==> flow/design.v <==
module regfile(
		input [4:0] wr_num, input [31:0] wr_data, input wr_en,
		input [4:0] rd0_num, output [31:0] rd0_data,
		input [4:0] rd1_num, output [31:0] rd1_data,
		input clk);
    reg[31:0] data [1:31];  
	always @(posedge clk)
        if(wr_en && wr_num!=0) data[wr_num] <= wr_data;
   	assign rd0_data = (rd0_num!=0) ? data[rd0_num] : 32'h00000000;
   	assign rd1_data = (rd1_num!=0) ? data[rd1_num] : 32'h00000000;
endmodule
module mips(input clk, reset,
            input  [31:0] instr_in, data_in,
            output [31:0] instr_addr, data_addr, data_out,
            output        data_rd_wr);
    parameter [31:0] pc_init = 32'h80020000;
    localparam OP_SPECIAL  = 6'b000000, OP_SPECIAL2 = 6'b011100,
               OP_J = 6'b000010, OP_JAL = 6'b000011,
               OP_BEQ = 6'b000100, OP_BNE = 6'b000101,
               OP_ADDIU = 6'b001001, OP_SLTI = 6'b001010, OP_LUI = 6'b001111,
               OP_LW = 6'b100011, OP_SW = 6'b101011;
    localparam FN_SLL = 6'b000000, FN_JR = 6'b001000,
               FN_ADDU = 6'b100001, FN_SUBU = 6'b100011, FN_MUL = 6'b000010;
    localparam A_ADD = 3'd0, A_SUB = 3'd1, A_SLT = 3'd2, A_SLL = 3'd3,
               A_MUL = 3'd4, A_LUI = 3'd5, A_LINK = 3'd6;
    reg  [31:0] pc;
    reg         id_valid;
    reg  [31:0] id_instr, id_pc4;
    wire        stall;
    wire        id_redirect;
    wire [31:0] id_target;
    assign instr_addr = pc;
    always @(posedge clk) begin
        if (reset) begin
            pc       <= pc_init;
            id_valid <= 1'b0;
        end else if (!stall) begin
            pc       <= id_redirect ? id_target : pc + 32'd4;
            id_valid <= 1'b1;
        end
        if (reset || !stall) begin
            id_instr <= instr_in;
            id_pc4   <= pc + 32'd4;
        end
    end
    wire [5:0]  op    = id_instr[31:26];
    wire [4:0]  f_rs  = id_instr[25:21];
    wire [4:0]  f_rt  = id_instr[20:16];
    wire [4:0]  f_rd  = id_instr[15:11];
    wire [4:0]  f_sa  = id_instr[10:6];
    wire [5:0]  fn    = id_instr[5:0];
    wire [15:0] f_imm = id_instr[15:0];
    wire [31:0] simm  = {{16{f_imm[15]}}, f_imm};
    reg        d_use_rs, d_use_rt, d_wr, d_load, d_store, d_imm, d_br_rs;
    reg        d_beq, d_bne, d_j, d_jr;
    reg [4:0]  d_dst;
    reg [2:0]  d_alu;
    always @* begin
        d_use_rs = 1'b0; d_use_rt = 1'b0; d_wr = 1'b0; d_load = 1'b0;
        d_store = 1'b0; d_imm = 1'b0; d_beq = 1'b0; d_bne = 1'b0;
        d_j = 1'b0; d_jr = 1'b0; d_dst = 5'd0; d_alu = A_ADD; d_br_rs = 1'b0;
        case (op)
            OP_ADDIU: begin d_use_rs = 1'b1; d_wr = 1'b1; d_dst = f_rt; d_imm = 1'b1; d_alu = A_ADD; end
            OP_SLTI:  begin d_use_rs = 1'b1; d_wr = 1'b1; d_dst = f_rt; d_imm = 1'b1; d_alu = A_SLT; end
            OP_LUI:   begin d_wr = 1'b1; d_dst = f_rt; d_alu = A_LUI; end
            OP_LW:    begin d_use_rs = 1'b1; d_wr = 1'b1; d_dst = f_rt; d_imm = 1'b1; d_load = 1'b1; end
            OP_SW:    begin d_use_rs = 1'b1; d_use_rt = 1'b1; d_imm = 1'b1; d_store = 1'b1; end
            OP_BEQ:   begin d_use_rs = 1'b1; d_use_rt = 1'b1; d_beq = 1'b1; end
            OP_BNE:   begin d_use_rs = 1'b1; d_use_rt = 1'b1; d_bne = 1'b1; end
            OP_J:     begin d_j = 1'b1; end
            OP_JAL:   begin d_j = 1'b1; d_wr = 1'b1; d_dst = 5'd31; d_alu = A_LINK; end
            OP_SPECIAL: case (fn)
                FN_SLL:  begin d_use_rt = 1'b1; d_wr = 1'b1; d_dst = f_rd; d_alu = A_SLL; end
                FN_JR:   begin d_use_rs = 1'b1; d_jr = 1'b1; end
                FN_SUBU: begin d_use_rs = 1'b1; d_use_rt = 1'b1; d_wr = 1'b1; d_dst = f_rd; d_alu = A_SUB; end
                default: begin d_use_rs = 1'b1; d_use_rt = 1'b1; d_wr = 1'b1; d_dst = f_rd; d_alu = A_ADD; end  
            endcase
            OP_SPECIAL2: if (fn == FN_MUL) begin
                d_use_rs = 1'b1; d_use_rt = 1'b1; d_wr = 1'b1; d_dst = f_rd; d_alu = A_MUL;
            end
            default: ;
        endcase
        if (d_dst == 5'd0) d_wr = 1'b0;
    end
    wire d_branch = d_beq | d_bne | d_jr;    
    reg        wb_wr;
    reg [4:0]  wb_dst;
    reg [31:0] wb_res;
    wire [31:0] rf_rs, rf_rt;
    regfile regs(.wr_num(wb_dst), .wr_data(wb_res), .wr_en(wb_wr),
                 .rd0_num(f_rs), .rd0_data(rf_rs),
                 .rd1_num(f_rt), .rd1_data(rf_rt),
                 .clk(clk));
    wire [31:0] id_rs_wb = (wb_wr && wb_dst == f_rs) ? wb_res : rf_rs;
    wire [31:0] id_rt_wb = (wb_wr && wb_dst == f_rt) ? wb_res : rf_rt;
    reg        ex_valid, ex_wr, ex_load, ex_store, ex_imm;
    reg [4:0]  ex_dst, ex_rs, ex_rt, ex_sa;
    reg [2:0]  ex_alu;
    reg [31:0] ex_a, ex_b, ex_simm, ex_link;
    reg        me_valid, me_wr, me_load, me_store;
    reg [4:0]  me_dst;
    reg [31:0] me_res, me_sdata;
    wire [31:0] br_rs = (me_valid && me_wr && me_dst == f_rs) ? me_res : id_rs_wb;
    wire [31:0] br_rt = (me_valid && me_wr && me_dst == f_rt) ? me_res : id_rt_wb;
    wire hz_rs = d_use_rs && f_rs != 5'd0;
    wire hz_rt = d_use_rt && f_rt != 5'd0;
    wire ex_hit = ex_valid && ex_wr && ((hz_rs && ex_dst == f_rs) || (hz_rt && ex_dst == f_rt));
    wire me_hit = me_valid && me_wr && me_load && ((hz_rs && me_dst == f_rs) || (hz_rt && me_dst == f_rt));
    assign stall = id_valid && ((ex_hit && (ex_load || d_branch)) || (me_hit && d_branch));
    wire br_eq = (br_rs == br_rt);
    assign id_redirect = id_valid && !stall &&
                         (d_j || d_jr || (d_beq && br_eq) || (d_bne && !br_eq));
    assign id_target = d_jr ? br_rs :
                       d_j  ? {id_pc4[31:28], id_instr[25:0], 2'b00} :
                              id_pc4 + {simm[29:0], 2'b00};
    always @(posedge clk) begin
        if (reset) begin
            ex_valid <= 1'b0;
        end else begin
            ex_valid <= id_valid && !stall;
        end
        ex_wr    <= d_wr && id_valid && !stall;
        ex_load  <= d_load;
        ex_store <= d_store && id_valid && !stall;
        ex_imm   <= d_imm;
        ex_alu   <= d_alu;
        ex_dst   <= d_dst;
        ex_rs    <= f_rs;
        ex_rt    <= f_rt;
        ex_sa    <= f_sa;
        ex_a     <= id_rs_wb;
        ex_b     <= id_rt_wb;
        ex_simm  <= simm;
        ex_link  <= id_pc4 + 32'd4;
    end
    wire [31:0] fa = (me_valid && me_wr && me_dst == ex_rs) ? me_res :
                     (wb_wr && wb_dst == ex_rs) ? wb_res : ex_a;
    wire [31:0] fb = (me_valid && me_wr && me_dst == ex_rt) ? me_res :
                     (wb_wr && wb_dst == ex_rt) ? wb_res : ex_b;
    wire [31:0] opb = ex_imm ? ex_simm : fb;
    reg [31:0] alu_y;
    always @* begin
        case (ex_alu)
            A_SUB:   alu_y = fa - opb;
            A_SLT:   alu_y = {31'd0, $signed(fa) < $signed(opb)};
            A_SLL:   alu_y = fb << ex_sa;
            A_MUL:   alu_y = fa * fb;
            A_LUI:   alu_y = {ex_simm[15:0], 16'd0};
            A_LINK:  alu_y = ex_link;
            default: alu_y = fa + opb;
        endcase
    end
    always @(posedge clk) begin
        if (reset) begin
            me_valid <= 1'b0;
            me_store <= 1'b0;
        end else begin
            me_valid <= ex_valid;
            me_store <= ex_valid && ex_store;
        end
        me_wr    <= ex_valid && ex_wr;
        me_load  <= ex_load;
        me_dst   <= ex_dst;
        me_res   <= alu_y;
        me_sdata <= fb;
    end
    assign data_addr  = me_res;
    assign data_out   = me_sdata;
    assign data_rd_wr = ~me_store;
    always @(posedge clk) begin
        if (reset) wb_wr <= 1'b0;
        else       wb_wr <= me_valid && me_wr;
        wb_dst <= me_dst;
        wb_res <= me_load ? data_in : me_res;
    end
endmodule
# ---- Tool chain data of mips
# Tool output for the design above before and after an edit, in the order of the flow.
# Lines under "before" count in the file above, lines under "after" in the edited file.
# "diff" is "after" less "before", of the values as shown.
# A cell with - has no value.
dict set report setup {
  top_module {mips}
  clock_port {clk}
  lib {sky130hd}
  lib_corner {tt_025C_1v80}
}

# ---- The edit
# Unified diff, file above to edited file.
# A script made this edit; it was not meant as an optimisation.
# begin of diff
@@ -4,5 +4,5 @@
 		input [4:0] rd1_num, output [31:0] rd1_data,
 		input clk);
-    reg[31:0] data [1:31];  
+    reg[32:0] data [1:31];  
 	always @(posedge clk)
         if(wr_en && wr_num!=0) data[wr_num] <= wr_data;
# end of diff

# ---- Elaborated design
# Source: Yosys, flattened and elaborated, memories not mapped. Widths are those after wreduce. Print and check cells do not count. Equal cells are merged and count once.
# Yosys's memory passes give these memory sizes; they may raise the number of words (mostly to a power of two), join words into wider ones and drop unused or constant bits.
# element before after diff
set op_classes {}
lappend op_classes {n_eq 30 30 0}
lappend op_classes {n_mul 1 1 0}
lappend op_classes {n_mux 42 42 0}
lappend op_classes {compare 1 1 0}
lappend op_classes {n_addsub 5 5 0}
lappend op_classes {shift 1 1 0}
lappend op_classes {reduce_logical 54 54 0}
lappend op_classes {div 0 0 0}
lappend op_classes {bitwise 3 3 0}
# cell before after diff
set ops {}
lappend ops {{two-way mux 32 bit} 16 15 -1}
lappend ops {{two-way mux 33 bit} 0 1 1}
# Operator kinds equal on both sides are left out: 37.
# element before after diff
set word_totals {}
lappend word_totals {mem_count 1 1 0}
lappend word_totals {clocked_rd_ports_x_width 64 66 2}
lappend word_totals {output_inout_bits 97 97 0}
lappend word_totals {inputBits 66 66 0}
lappend word_totals {elab_cells 166 166 0}
lappend word_totals {register_bits 348 348 0}
lappend word_totals {mem_bits_ro 0 0 0}
lappend word_totals {latchBits 0 0 0}
lappend word_totals {ram_bits 992 1023 31}
# element before after
set memory_table {}
lappend memory_table {mem_shapes {regs.data 31x32 r2 w1} {regs.data 31x33 r2 w1}}

# ---- Depth
# Depth = most cells in a row (Yosys ltp): at word level without a register or memory, in the mapped netlist without a sequential cell, where the memories' decode and read muxes count.
# element before after diff
set depth {}
lappend depth {ltp_word 14 14 0}
lappend depth {ABC_AREA 0 0 -}
lappend depth {mapped_depth 40 41 1}
lappend depth {ltp_nobuf 33 34 1}

# ---- Mapped cells and area
# The flow's flattened synthesis, as Yosys stat reports it; memories are mapped. The netlist is that of the ABC_AREA named above (0 if unset); the other value can give another one.
# cell before after diff
set by_type {}
lappend by_type {sky130_fd_sc_hd__mux4_2 451 409 -42}
lappend by_type {sky130_fd_sc_hd__a21oi_1 266 224 -42}
lappend by_type {sky130_fd_sc_hd__nor2_1 681 642 -39}
lappend by_type {sky130_fd_sc_hd__nand3_1 94 131 37}
lappend by_type {sky130_fd_sc_hd__nor3_1 76 107 31}
lappend by_type {sky130_fd_sc_hd__a31oi_1 23 51 28}
lappend by_type {sky130_fd_sc_hd__a31o_2 17 45 28}
lappend by_type {sky130_fd_sc_hd__clkbuf_1 279 252 -27}
lappend by_type {sky130_fd_sc_hd__buf_2 63 86 23}
lappend by_type {sky130_fd_sc_hd__nand2_1 531 511 -20}
lappend by_type {sky130_fd_sc_hd__buf_6 18 35 17}
lappend by_type {sky130_fd_sc_hd__mux4_1 2 19 17}
lappend by_type {sky130_fd_sc_hd__o21ai_0 206 222 16}
lappend by_type {sky130_fd_sc_hd__o221ai_1 25 41 16}
lappend by_type {sky130_fd_sc_hd__a221o_1 32 47 15}
lappend by_type {sky130_fd_sc_hd__o211ai_1 25 39 14}
lappend by_type {sky130_fd_sc_hd__a211o_1 13 27 14}
lappend by_type {sky130_fd_sc_hd__a21o_1 73 60 -13}
# Cell types equal on both sides are left out: 12.
# Not every row of either side is listed.
# element before after diff
set synth_totals {}
lappend synth_totals {flip_flops 1348 1348 0}
lappend synth_totals {stdcells 6903 6988 85}
lappend synth_totals {buffers 440 446 6}
lappend synth_totals {seq_area_um2 37556.0 37556.0 0.0}
lappend synth_totals {area_um2 84129.4 85106.6 977.2}
# By module: a second synthesis without flattening, with its own total; a netlist apart from the flattened one above.
# element before after diff
set unflattened {}
lappend unflattened {cells_unflattened 7041 7067 26}
lappend unflattened {hier_area_um2 84633.7 84504.8 -128.9}
# Each row is one instance without its submodules.
# module instances n_cells mod_area_um2 seq_area_um2
set modules_before {}
lappend modules_before {regfile 1 2593 46489.6 29788.6}
lappend modules_before {mips 1 4448 38144.1 7567.3}
# module instances n_cells mod_area_um2 seq_area_um2
set modules_after {}
lappend modules_after {regfile 1 2593 46489.6 29788.6}
lappend modules_after {mips 1 4474 38015.2 7567.3}

# ---- Timing after synthesis
# OpenSTA on the mapped netlist: ideal clock, no wires. The path of least setup slack (recovery checks aside). Input and output delay are each 20% of the period. Register names are those of the netlist, which keeps one name where synthesis merged equal registers.
# element before after diff
set synth_path {}
lappend synth_path {kind {register -> register} {register -> register} -}
lappend synth_path {from {reg wb_dst[3]} {reg wb_dst[0]} -}
lappend synth_path {to {reg me_res[31]} {reg me_res[31]} -}
lappend synth_path {setup_slack_ns 2.037 1.921 -0.116}
lappend synth_path {path_stages 36 36 0}
lappend synth_path {setup_ns 0.120 0.134 0.014}
lappend synth_path {clock_period_ns 11.0 11.0 0.0}
lappend synth_path {launch_ns 0.000 0.000 0.000}
lappend synth_path {required_ns 10.880 10.866 -0.014}
lappend synth_path {arrival_time_ns 8.844 8.945 0.101}
lappend synth_path {delay_ns 8.964 9.079 0.115}
lappend synth_path {n_path_buf 6 5 -1}
lappend synth_path {synth_period_reached_ns 8.963 9.079 0.116}
# "delay_ns" is the arrival time less input delay plus setup time.
# "path_stages": output pins that drive a net of the path, with the launching flip-flop's if there is one; two outputs of one cell count as two.
# "synth_period_reached_ns" = period - worst setup slack (recovery checks aside). The figure is calculated, with input and output delays left at 20% of the set period.
# Between the ends stands the longest chain of elaborated cells between them, by number of cells; it is not shown to be the way that was timed. Of several equally long chains one is given.
# A line is the first line of the expression or statement that the cell stems from. Yosys adds cells for indexed reads and writes and turns some case tables into memories.
dict set report synth_between_before {
  cell_sequence {sky130_fd_sc_hd__dfxtp_1 > sky130_fd_sc_hd__clkbuf_1 > sky130_fd_sc_hd__xor2_1 > sky130_fd_sc_hd__nor4_1 > sky130_fd_sc_hd__and3_1 > sky130_fd_sc_hd__buf_2 > sky130_fd_sc_hd__buf_2 > sky130_fd_sc_hd__buf_2 > sky130_fd_sc_hd__buf_2 > sky130_fd_sc_hd__mux2i_1 > sky130_fd_sc_hd__a21o_1 > sky130_fd_sc_hd__clkbuf_1 > sky130_fd_sc_hd__nor2_1 > sky130_fd_sc_hd__fa_1 > sky130_fd_sc_hd__fa_1 > sky130_fd_sc_hd__fa_1 > sky130_fd_sc_hd__inv_1 > sky130_fd_sc_hd__fa_1 > sky130_fd_sc_hd__inv_1 > sky130_fd_sc_hd__fa_1 > sky130_fd_sc_hd__ha_1 > sky130_fd_sc_hd__fa_1 > sky130_fd_sc_hd__fa_1 > sky130_fd_sc_hd__ha_1 > sky130_fd_sc_hd__a21o_1 > sky130_fd_sc_hd__or3_1 > sky130_fd_sc_hd__a211oi_1 > sky130_fd_sc_hd__o21a_1 > sky130_fd_sc_hd__o31a_1 > sky130_fd_sc_hd__o21bai_1 > sky130_fd_sc_hd__a21oi_1 > sky130_fd_sc_hd__o21bai_1 > sky130_fd_sc_hd__a21boi_0 > sky130_fd_sc_hd__a21oi_1 > sky130_fd_sc_hd__xnor2_1 > sky130_fd_sc_hd__o2bb2ai_1}
  elab_chain_cells 7
  cells_between 14
  cone_lines 10
  classes_between {2 x add/sub; 1 x mul; 2 x eq/ne; 1 x shift; 6 x mux; 2 x reduce/logical}
}
# element line
set synth_lines_before {}
lappend synth_lines_before {{start: declaration} 87} ;# reg [4:0]  wb_dst;
lappend synth_lines_before {{start: assignment} 173} ;# wb_dst <= me_dst;
lappend synth_lines_before {{equality test 5 bit} 139} ;# (wb_wr && wb_dst == ex_rt) ? wb_res : ex_b;
lappend synth_lines_before {{logical AND 1 bit} 139}
lappend synth_lines_before {{two-way mux 32 bit} 139}
lappend synth_lines_before {{two-way mux 32 bit} 138} ;# wire [31:0] fb = (me_valid && me_wr && me_dst == ex_rt) ? me_res :
lappend synth_lines_before {{two-way mux 32 bit} 140} ;# wire [31:0] opb = ex_imm ? ex_simm : fb;
lappend synth_lines_before {{adder 32 bit} 150} ;# default: alu_y = fa + opb;
lappend synth_lines_before {{case mux 32 bit (select 6 bit)} 143} ;# case (ex_alu)
lappend synth_lines_before {{end: assignment} 164} ;# me_res   <= alu_y;
lappend synth_lines_before {{end: declaration} 102} ;# reg [31:0] me_res, me_sdata;
dict set report synth_between_after {
  cell_sequence {sky130_fd_sc_hd__dfxtp_1 > sky130_fd_sc_hd__buf_2 > sky130_fd_sc_hd__xor2_1 > sky130_fd_sc_hd__or4_1 > sky130_fd_sc_hd__nor2_2 > sky130_fd_sc_hd__buf_6 > sky130_fd_sc_hd__buf_4 > sky130_fd_sc_hd__mux2i_1 > sky130_fd_sc_hd__a21o_1 > sky130_fd_sc_hd__clkbuf_1 > sky130_fd_sc_hd__clkbuf_1 > sky130_fd_sc_hd__nor2_1 > sky130_fd_sc_hd__fa_1 > sky130_fd_sc_hd__inv_1 > sky130_fd_sc_hd__fa_1 > sky130_fd_sc_hd__inv_1 > sky130_fd_sc_hd__fa_1 > sky130_fd_sc_hd__fa_1 > sky130_fd_sc_hd__inv_1 > sky130_fd_sc_hd__fa_1 > sky130_fd_sc_hd__fa_1 > sky130_fd_sc_hd__fa_1 > sky130_fd_sc_hd__fa_1 > sky130_fd_sc_hd__xnor2_1 > sky130_fd_sc_hd__xnor2_1 > sky130_fd_sc_hd__xnor2_1 > sky130_fd_sc_hd__xnor2_1 > sky130_fd_sc_hd__xnor2_1 > sky130_fd_sc_hd__xnor2_1 > sky130_fd_sc_hd__xnor3_1 > sky130_fd_sc_hd__xnor2_1 > sky130_fd_sc_hd__xnor3_1 > sky130_fd_sc_hd__xnor3_1 > sky130_fd_sc_hd__xnor2_1 > sky130_fd_sc_hd__a2111oi_0 > sky130_fd_sc_hd__a21oi_1}
  elab_chain_cells 7
  cells_between 14
  cone_lines 10
  classes_between {2 x add/sub; 1 x mul; 2 x eq/ne; 1 x shift; 6 x mux; 2 x reduce/logical}
}
# element line
set synth_lines_after {}
lappend synth_lines_after {{start: declaration} 87} ;# reg [4:0]  wb_dst;
lappend synth_lines_after {{start: assignment} 173} ;# wb_dst <= me_dst;
lappend synth_lines_after {{equality test 5 bit} 139} ;# (wb_wr && wb_dst == ex_rt) ? wb_res : ex_b;
lappend synth_lines_after {{logical AND 1 bit} 139}
lappend synth_lines_after {{two-way mux 32 bit} 139}
lappend synth_lines_after {{two-way mux 32 bit} 138} ;# wire [31:0] fb = (me_valid && me_wr && me_dst == ex_rt) ? me_res :
lappend synth_lines_after {{two-way mux 32 bit} 140} ;# wire [31:0] opb = ex_imm ? ex_simm : fb;
lappend synth_lines_after {{adder 32 bit} 150} ;# default: alu_y = fa + opb;
lappend synth_lines_after {{case mux 32 bit (select 6 bit)} 143} ;# case (ex_alu)
lappend synth_lines_after {{end: assignment} 164} ;# me_res   <= alu_y;
lappend synth_lines_after {{end: declaration} 102} ;# reg [31:0] me_res, me_sdata;

# ---- Path in the finished layout
# From the final timing report of the runs of set A: the path of least setup slack in the routed layout; clock arrival at registers is part of the times.
# element before after diff
set layout_path {}
lappend layout_path {kind {register -> register} {register -> register} -}
lappend layout_path {from {reg wb_dst[3]} {reg wb_dst[0]} -}
lappend layout_path {to {reg me_res[31]} {reg me_res[28]} -}
lappend layout_path {required_ns 10.71 10.64 -0.07}
lappend layout_path {setup_slack_ns 0.39 0.41 0.02}
lappend layout_path {clock_period_ns 10.0 10.0 0.0}
lappend layout_path {n_path_buf 0 4 4}
lappend layout_path {path_stages 32 34 2}
lappend layout_path {launch_ns 0.77 0.82 0.05}
lappend layout_path {setup_ns 0.10 0.15 0.05}
lappend layout_path {arrival_time_ns 10.32 10.23 -0.09}
# Between the ends stands the longest chain of elaborated cells between them, by number of cells; it is not shown to be the way that was timed. Of several equally long chains one is given.
dict set report layout_between_before {
  cell_sequence {sky130_fd_sc_hd__dfxtp_1 > sky130_fd_sc_hd__xor2_1 > sky130_fd_sc_hd__nor4_1 > sky130_fd_sc_hd__and3_4 > sky130_fd_sc_hd__mux2i_1 > sky130_fd_sc_hd__a21o_1 > sky130_fd_sc_hd__clkinv_1 > sky130_fd_sc_hd__nand2_1 > sky130_fd_sc_hd__fa_1 > sky130_fd_sc_hd__inv_1 > sky130_fd_sc_hd__fa_1 > sky130_fd_sc_hd__fa_1 > sky130_fd_sc_hd__inv_1 > sky130_fd_sc_hd__fa_1 > sky130_fd_sc_hd__inv_1 > sky130_fd_sc_hd__fa_1 > sky130_fd_sc_hd__inv_1 > sky130_fd_sc_hd__fa_1 > sky130_fd_sc_hd__inv_1 > sky130_fd_sc_hd__fa_1 > sky130_fd_sc_hd__fa_1 > sky130_fd_sc_hd__ha_1 > sky130_fd_sc_hd__or3_1 > sky130_fd_sc_hd__o21ai_0 > sky130_fd_sc_hd__o31a_1 > sky130_fd_sc_hd__o21bai_1 > sky130_fd_sc_hd__a21oi_1 > sky130_fd_sc_hd__o21bai_1 > sky130_fd_sc_hd__a21boi_0 > sky130_fd_sc_hd__a21oi_1 > sky130_fd_sc_hd__xnor2_1 > sky130_fd_sc_hd__o2bb2ai_1}
  elab_chain_cells 7
  cells_between 14
  cone_lines 10
  classes_between {2 x add/sub; 1 x mul; 2 x eq/ne; 1 x shift; 6 x mux; 2 x reduce/logical}
}
# element line
set layout_lines_before {}
lappend layout_lines_before {{start: declaration} 87} ;# reg [4:0]  wb_dst;
lappend layout_lines_before {{start: assignment} 173} ;# wb_dst <= me_dst;
lappend layout_lines_before {{equality test 5 bit} 139} ;# (wb_wr && wb_dst == ex_rt) ? wb_res : ex_b;
lappend layout_lines_before {{logical AND 1 bit} 139}
lappend layout_lines_before {{two-way mux 32 bit} 139}
lappend layout_lines_before {{two-way mux 32 bit} 138} ;# wire [31:0] fb = (me_valid && me_wr && me_dst == ex_rt) ? me_res :
lappend layout_lines_before {{two-way mux 32 bit} 140} ;# wire [31:0] opb = ex_imm ? ex_simm : fb;
lappend layout_lines_before {{adder 32 bit} 150} ;# default: alu_y = fa + opb;
lappend layout_lines_before {{case mux 32 bit (select 6 bit)} 143} ;# case (ex_alu)
lappend layout_lines_before {{end: assignment} 164} ;# me_res   <= alu_y;
lappend layout_lines_before {{end: declaration} 102} ;# reg [31:0] me_res, me_sdata;
dict set report layout_between_after {
  cell_sequence {sky130_fd_sc_hd__dfxtp_1 > sky130_fd_sc_hd__xor2_1 > sky130_fd_sc_hd__or4_1 > sky130_fd_sc_hd__nor2_2 > sky130_fd_sc_hd__buf_12 > sky130_fd_sc_hd__mux2i_1 > sky130_fd_sc_hd__a21o_1 > sky130_fd_sc_hd__buf_4 > sky130_fd_sc_hd__nor2_1 > sky130_fd_sc_hd__fa_1 > sky130_fd_sc_hd__fa_1 > sky130_fd_sc_hd__fa_1 > sky130_fd_sc_hd__inv_1 > sky130_fd_sc_hd__fa_1 > sky130_fd_sc_hd__inv_1 > sky130_fd_sc_hd__fa_1 > sky130_fd_sc_hd__inv_1 > sky130_fd_sc_hd__fa_1 > sky130_fd_sc_hd__inv_1 > sky130_fd_sc_hd__fa_1 > sky130_fd_sc_hd__fa_1 > sky130_fd_sc_hd__ha_1 > sky130_fd_sc_hd__a21o_1 > sky130_fd_sc_hd__a21oi_1 > sky130_fd_sc_hd__nand2_1 > sky130_fd_sc_hd__a311oi_1 > sky130_fd_sc_hd__buf_4 > sky130_fd_sc_hd__nor3_1 > sky130_fd_sc_hd__a211oi_1 > sky130_fd_sc_hd__buf_4 > sky130_fd_sc_hd__o21ai_0 > sky130_fd_sc_hd__xor2_1 > sky130_fd_sc_hd__a221oi_1 > sky130_fd_sc_hd__o21ai_0}
  elab_chain_cells 7
  cells_between 14
  cone_lines 10
  classes_between {2 x add/sub; 1 x mul; 2 x eq/ne; 1 x shift; 6 x mux; 2 x reduce/logical}
}
# element line
set layout_lines_after {}
lappend layout_lines_after {{start: declaration} 87} ;# reg [4:0]  wb_dst;
lappend layout_lines_after {{start: assignment} 173} ;# wb_dst <= me_dst;
lappend layout_lines_after {{equality test 5 bit} 139} ;# (wb_wr && wb_dst == ex_rt) ? wb_res : ex_b;
lappend layout_lines_after {{logical AND 1 bit} 139}
lappend layout_lines_after {{two-way mux 32 bit} 139}
lappend layout_lines_after {{two-way mux 32 bit} 138} ;# wire [31:0] fb = (me_valid && me_wr && me_dst == ex_rt) ? me_res :
lappend layout_lines_after {{two-way mux 32 bit} 140} ;# wire [31:0] opb = ex_imm ? ex_simm : fb;
lappend layout_lines_after {{adder 32 bit} 150} ;# default: alu_y = fa + opb;
lappend layout_lines_after {{case mux 32 bit (select 6 bit)} 143} ;# case (ex_alu)
lappend layout_lines_after {{end: assignment} 164} ;# me_res   <= alu_y;
lappend layout_lines_after {{end: declaration} 102} ;# reg [31:0] me_res, me_sdata;

# ---- Measured runs
# Both versions went through the flow (Yosys, OpenROAD) with the same settings in each pair. Constraints: input delay and output delay 20% of the set period each, output load 0.01 pF.
dict set report flow_settings_set_A {
  CORE_UTILIZATION 40
  PLACE_DENSITY 0.6
  period_ns 10.0
  CAP_MARGIN 20
  CORE_MARGIN 2
  SLEW_MARGIN 20
}
# element before after diff
set results_set_A {}
lappend results_set_A {fin_ws_ns 0.385 0.405 0.020}
lappend results_set_A {holdWs_ns 0.354 0.351 -0.003}
lappend results_set_A {achieved_period_ns 9.615 9.595 -0.020}
lappend results_set_A {die_um2 214008.0 216472.0 2464.0}
lappend results_set_A {finalCellArea_um2 94523.2 96035.9 1512.7}
lappend results_set_A {synthArea_um2 84129.4 85106.6 977.2}
lappend results_set_A {post_route_util_pct 45.1 45.3 0.2}
lappend results_set_A {tns_setup_ns 0.000 0.000 0.000}
dict set report flow_settings_set_B {
  ABC_AREA 1
  CAP_MARGIN 25
  CORE_UTILIZATION 39
  CTS_CLUSTER_SIZE 78
  GPL_ROUTABILITY_DRIVEN 0
  MAX_ROUTING_LAYER {met5}
  MIN_ROUTING_LAYER {met1}
  TNS_END_PERCENT 35
  period_ns 14.1
  CORE_MARGIN 2
  SLEW_MARGIN 20
}
# element before after diff
set results_set_B {}
lappend results_set_B {fin_ws_ns 4.101 3.880 -0.221}
lappend results_set_B {holdWs_ns 0.372 0.400 0.028}
lappend results_set_B {achieved_period_ns 9.999 10.220 0.221}
lappend results_set_B {die_um2 229130.0 231529.0 2399.0}
lappend results_set_B {finalCellArea_um2 96817.9 98096.6 1278.7}
lappend results_set_B {synthArea_um2 87873.0 88801.4 928.4}
lappend results_set_B {post_route_util_pct 43.1 43.2 0.1}
lappend results_set_B {tns_setup_ns 0.000 0.000 0.000}
# "achieved_period_ns" = clock period - worst setup slack. The figure is calculated, with input and output delays left at 20% of the set period.
